==> flow/design.v <==
module ComplexALU(
    input wire [31:0] operand1,
    input wire [31:0] operand2,
    input wire [3:0] opcode,
    output reg [31:0] result
);
always @(*) begin
    case(opcode)
        4'b0000: begin 
            result[31:16] = operand1[31:16] + operand2[31:16];
            result[15:0] = operand1[15:0] + operand2[15:0];
        end
        4'b0001: begin 
            result[31:16] = operand1[31:16] - operand2[31:16];
            result[15:0] = operand1[15:0] - operand2[15:0];
        end
        4'b0010: begin  
            result[31:16] = (operand1[31:16] * operand2[31:16]) - (operand1[15:0] * operand2[15:0]);
            result[15:0] = (operand1[31:16] * operand2[15:0]) + (operand1[15:0] *operand2[31:16]);
        end
        default:  
            result = 32'h0;
    endcase
end
endmodule
module RegisterFile(
    input wire clk,
    input wire rst,
    input wire [4:0] read_addr1,
    input wire [4:0] read_addr2,
    input wire [4:0] write_addr,
    input wire write_enable,
    input wire [31:0] write_data,
    output reg [31:0] read_data1,
    output reg [31:0] read_data2
);
reg [31:0] registers [15:0];
integer i;
always @(*) begin
	read_data1 = registers[read_addr1[3:0]];
    read_data2 = registers[read_addr2[3:0]];
end
always @(posedge clk) begin
    if (rst) begin
        for (i = 0; i < 16; i = i + 1)
            registers[i] <= 32'h0;
        registers[0] <= 32'h00010002;  
        registers[1] <= 32'h00030004;  
    end
	else if (write_enable) begin
        registers[write_addr[3:0]] <= write_data;
    end
end
endmodule
module Processor(
    input wire clk,
    input wire rst,
    input wire [15:0] instruction,
    output reg [4:0] pc,
    output wire [31:0] result,
    output wire [31:0] data_1,
    output wire [31:0] data_2
);
RegisterFile reg_file_inst(
    .clk(clk),
    .rst(rst),
    .read_addr1({1'b0, instruction[11:8]}),
    .read_addr2({1'b0, instruction[7:4]}),
    .write_addr({1'b0, instruction[3:0]}),
    .write_enable(1'b1),
    .write_data(result),
    .read_data1(data_1),
    .read_data2(data_2)
);
ComplexALU alu(
    .operand1(data_1),
    .operand2(data_2),
    .opcode(instruction[15:12]),
    .result(result)
);
always @(posedge clk) begin
    if (rst)
        pc <= 5'd0;
    else
        pc <= pc + 1;
end
endmodule
## From RTL to reports: Processor

The steps from the RTL of Processor to its reports follow in flow order.
Line numbers count from 1 in the design file above.
Cell names lack the library's common part.
The mark - stands for no value.

- Design top: Processor
- Clock: clk
- Standard-cell library: sky130hd
- Timing corner: tt_025C_1v80

## Word level

Source: Yosys, flattened and elaborated, memories not mapped. Widths are those after wreduce; folded enables and synchronous resets count as part of the registers. Registers that Yosys merges into a memory's read port (data or address) are not register bits. Print and check cells do not count. Equal cells are merged and count once.
Yosys's memory passes give these memory sizes; they may raise the number of words (mostly to a power of two), join words into wider ones and drop unused or constant bits.

- Equal/unequal tests: 2
- Mux-type cells: 6
- Reductions and logical operators: 1
- $add $sub $neg: 7
- $mul: 4

Operators with widths:

| operator | count |
|---|---|
| 16-bit by 16-bit multiplier with 16-bit output | 4 |
| 16-bit case mux with 3-bit select | 2 |
| 16-bit adder | 3 |
| 16-bit subtractor | 3 |
| 32-bit 2-to-1 mux | 1 |
| 5-bit by 1-bit adder with 5-bit output (second input constant) | 1 |
| 4-bit by 1-bit == test with 1-bit output (second input constant) | 1 |
| 4-bit by 2-bit == test with 1-bit output (second input constant) | 1 |
| 4-bit logical NOT | 1 |
| 4-bit 2-to-1 mux | 1 |
| 1-bit 2-to-1 mux | 2 |

- Output and inout port bits: 101
- Bits in writable memories: 512
- Bits in registers: 5
- Elaborated cells: 22
- Memory cells: 1

Memory list:

| memory | depth | bits a word | RTL line | RTL |
|---|---|---|---|---|
| reg_file_inst.registers | 16 | 32 | 37 | `reg [31:0] registers [15:0];` |

## Depth

Yosys ltp: most cells in a row. Word level: on the elaborated netlist, between registers, memories and ports. Mapped: between sequential cells and ports; inverters and the memories' decode and read muxes count.

- Word-level depth: 4
- ABC_AREA: 0
- Depth in mapped cells: 37

## Synthesis result

The flow's flattened synthesis, as Yosys stat reports it; memories are mapped. The netlist is that of the ABC_AREA named above (0 if unset); the other value can give another one.

Cells by type:

| cell type | count |
|---|---|
| edfxtp_1 | 512 |
| fa_1 | 374 |
| mux4_2 | 254 |
| nor2_1 | 915 |
| ha_1 | 219 |
| inv_1 | 548 |
| xnor2_1 | 151 |
| nand2_1 | 233 |
| clkbuf_1 | 163 |
| a21oi_1 | 62 |
| a221oi_2 | 20 |
| a22o_1 | 34 |
| xor2_1 | 34 |
| mux2i_1 | 27 |
| a22oi_1 | 34 |
| a221oi_4 | 9 |
| buf_6 | 18 |
| mux2_2 | 18 |

Other cell types: 54; their cells: 305.

- Area of sequential cells: 0.0154748 sq mm
- Cells in the netlist: 3930
- Cell area after synthesis: 0.0442099 sq mm
- Mapped flip-flops: 517
- Buffer cells: 256

By module: a second synthesis without flattening, with its own total; a netlist apart from the flattened one above.

- Cell total of the unflattened synthesis: 3856
- Area total of the unflattened synthesis: 0.0452872 sq mm

Each row is one instance without its submodules.

By module:

| module | area (sq mm) | times used | sequential area (sq mm) | cells |
|---|---|---|---|---|
| RegisterFile | 0.0265642 | 1 | 0.0153747 | 1688 |
| ComplexALU | 0.0185203 | 1 | 0 | 2148 |
| Processor | 0.0002027 | 1 | 0.0001001 | 20 |

## Path before layout

OpenSTA on the mapped netlist: ideal clock, no wires. The path of least setup slack (recovery checks aside). Input and output delay are each 20% of the period. Register names are those of the netlist, which keeps one name where synthesis merged equal registers.

- Path kind: input -> output
- Start: input port instruction[4]
- End: output port result[14]
- Path buffers: 7
- Delay of the path: 8.294 ns
- Period: 25.0 ns
- External output delay: 5.000 ns
- Setup slack: 6.706 ns
- Arrival time: 13.294 ns
- Stages on the path: 35
- Required time: 20.000 ns
- Synthesis period reached: 18.294 ns

"delay of the path" is the arrival time less input delay plus setup time.
A path that ends at an output port has no setup time.
"stages on the path": output pins that drive a net of the path, with the launching flip-flop's if there is one; two outputs of one cell count as two.
"synthesis period reached" = period - worst setup slack (recovery checks aside). The figure is calculated, with input and output delays left at 20% of the set period.
Between the ends stands the longest chain of elaborated cells between them, by number of cells; it is not shown to be the way that was timed. Of several equally long chains one is given.
A line is the first line of the expression or statement that the cell stems from. Yosys adds cells for indexed reads and writes and turns some case tables into memories.
A memory read counts as a cell of the chain, while the word-level depth stops at memories.

- Cell sequence: buf_6 -> buf_8 -> buf_8 -> buf_6 -> mux4_2 -> mux2i_1 -> mux2_2 -> clkbuf_1 -> clkbuf_1 -> nor2_1 -> fa_1 -> inv_1 -> fa_1 -> inv_1 -> fa_1 -> ha_1 -> inv_1 -> fa_1 -> inv_1 -> fa_1 -> inv_1 -> fa_1 -> fa_1 -> inv_1 -> ha_1 -> a21oi_1 -> o21bai_1 -> a21oi_1 -> o21bai_1 -> a21oi_1 -> o21ai_0 -> xor2_1 -> a221oi_1 -> clkbuf_1 -> inv_1
- Length of the longest elaborated chain: 4

RTL lines, path after synthesis:

| item | RTL line | RTL |
|---|---|---|
| from (decl) | 58 | `input wire [15:0] instruction,` |
| memory read 16 x 32 bit | 37 | `reg [31:0] registers [15:0];` |
| 16-bit by 16-bit multiplier with 16-bit output | 19 | `result[15:0] = (operand1[31:16] * operand2[15:0]) + (operand1[15:0] *operand2[31:16]);` |
| 16-bit adder | 19 |  |
| 16-bit case mux with 3-bit select | 8 | `case(opcode)` |
| to (decl) | 60 | `output wire [31:0] result,` |

## Path in the finished layout

From the final timing report of run A: the path of least setup slack in the routed layout; clock arrival at registers is part of the times.

- Path kind: input -> output
- Start: input port instruction[8]
- End: output port result[26]
- Arrival time: 11.96 ns
- External output delay: 3.70 ns
- Required time: 14.80 ns
- Path buffers: 7
- Setup slack: 2.84 ns
- Period: 18.5 ns
- Stages on the path: 32

Between the ends stands the longest chain of elaborated cells between them, by number of cells; it is not shown to be the way that was timed. Of several equally long chains one is given.
A memory read counts as a cell of the chain, while the word-level depth stops at memories.

- Cell sequence: buf_16 -> buf_12 -> buf_6 -> mux4_2 -> a22o_1 -> a221oi_4 -> buf_12 -> buf_12 -> nor2_1 -> fa_1 -> inv_1 -> fa_1 -> inv_1 -> fa_1 -> ha_1 -> inv_1 -> fa_1 -> inv_1 -> fa_1 -> fa_1 -> fa_1 -> ha_4 -> inv_1 -> o21bai_1 -> a21oi_2 -> o21bai_1 -> a21oi_2 -> xnor2_2 -> a22oi_1 -> buf_4 -> inv_1 -> clkdlybuf4s50_1
- Length of the longest elaborated chain: 4

RTL lines, path post-layout:

| item | RTL line | RTL |
|---|---|---|
| from (decl) | 58 | `input wire [15:0] instruction,` |
| memory read 16 x 32 bit | 37 | `reg [31:0] registers [15:0];` |
| 16-bit by 16-bit multiplier with 16-bit output | 18 | `result[31:16] = (operand1[31:16] * operand2[31:16]) - (operand1[15:0] * operand2[15:0]);` |
| 16-bit subtractor | 18 |  |
| 16-bit case mux with 3-bit select | 8 | `case(opcode)` |
| to (decl) | 60 | `output wire [31:0] result,` |

# Flow runs of Processor

Measured data: module Processor, platform sky130hd, 5 stored runs of the flow under differing settings, order arbitrary. Input and output delays are each 20% of the period that was set; the output load is 0.01 pF.
"achieved period": clock period set for the run, less the worst setup slack. It is reckoned from that one timing run; input and output delays stay at 20% of the period that was set.
"time of the worst setup path" means the part of the period allowed to the worst setup path (the constraints hold back 20% at inputs and 20% at outputs) less its slack; where the path has registers, the arrival times of their clocks count too.

### Run A

Settings: `ABC_AREA=0`, `CORE_MARGIN=4`, `CORE_UTILIZATION=21`, `CTS_CLUSTER_DIAMETER=213`, `MAX_ROUTING_LAYER=met4`, `PLACE_DENSITY_LB_ADDON=0.28`, `SETUP_SLACK_MARGIN=2.81`, `TNS_END_PERCENT=15`, `period_ns=18.5`, `CAP_MARGIN=20`, `SLEW_MARGIN=20`

- Total die area: 0.21793 sq mm
- Worst-case hold slack: 0.464 ns
- Utilization after layout: 0.259
- Total negative slack: 0.000 ns
- Achieved period: 15.662 ns
- Time of the worst setup path: 8.26 ns
- Worst setup path kind: input -> output
- Lowest setup slack: 2.838 ns
- Standard-cell area after layout: 0.0541995 sq mm
- Netlist area reported by Yosys: 0.0442099 sq mm

### Run B

Settings: `ABC_AREA=1`, `CAP_MARGIN=15`, `CELL_PAD_IN_SITES_DETAIL_PLACEMENT=1`, `CELL_PAD_IN_SITES_GLOBAL_PLACEMENT=3`, `CORE_ASPECT_RATIO=0.75`, `CORE_MARGIN=10`, `CORE_UTILIZATION=71`, `CTS_CLUSTER_DIAMETER=267`, `CTS_CLUSTER_SIZE=51`, `GPL_TIMING_DRIVEN=0`, `MAX_ROUTING_LAYER=met4`, `SETUP_SLACK_MARGIN=5.0`, `SLEW_MARGIN=15`, `period_ns=25.0`

No final report: placement broke off with GPL-0301.

### Run C

Settings: `ABC_AREA=1`, `CAP_MARGIN=0`, `CELL_PAD_IN_SITES_GLOBAL_PLACEMENT=1`, `CORE_MARGIN=10`, `SETUP_SLACK_MARGIN=5.0`, `SLEW_MARGIN=0`, `period_ns=25.0`, `CORE_UTILIZATION=40`

- Total die area: 0.137233 sq mm
- Worst-case hold slack: 0.486 ns
- Utilization after layout: 0.437
- Total negative slack: 0.000 ns
- Achieved period: 19.636 ns
- Time of the worst setup path: 9.64 ns
- Worst setup path kind: input -> output
- Lowest setup slack: 5.364 ns
- Standard-cell area after layout: 0.0533111 sq mm
- Netlist area reported by Yosys: 0.0491259 sq mm

### Run D

Settings: `ABC_AREA=1`, `CAP_MARGIN=15`, `CELL_PAD_IN_SITES_GLOBAL_PLACEMENT=1`, `CORE_MARGIN=10`, `CORE_UTILIZATION=71`, `CTS_CLUSTER_DIAMETER=374`, `CTS_CLUSTER_SIZE=51`, `GPL_TIMING_DRIVEN=0`, `MAX_ROUTING_LAYER=met4`, `SETUP_SLACK_MARGIN=5.0`, `SLEW_MARGIN=15`, `period_ns=25.0`

No final report: placement broke off with GPL-0301.

### Run E

Settings: `ABC_AREA=1`, `CAP_MARGIN=15`, `CELL_PAD_IN_SITES_GLOBAL_PLACEMENT=1`, `CORE_MARGIN=10`, `CTS_CLUSTER_DIAMETER=372`, `SETUP_SLACK_MARGIN=5.0`, `SLEW_MARGIN=15`, `period_ns=25.0`, `CORE_UTILIZATION=40`

- Total die area: 0.137233 sq mm
- Worst-case hold slack: 0.486 ns
- Utilization after layout: 0.437
- Total negative slack: 0.000 ns
- Achieved period: 19.636 ns
- Time of the worst setup path: 9.64 ns
- Worst setup path kind: input -> output
- Lowest setup slack: 5.364 ns
- Standard-cell area after layout: 0.0533111 sq mm
- Netlist area reported by Yosys: 0.0491259 sq mm
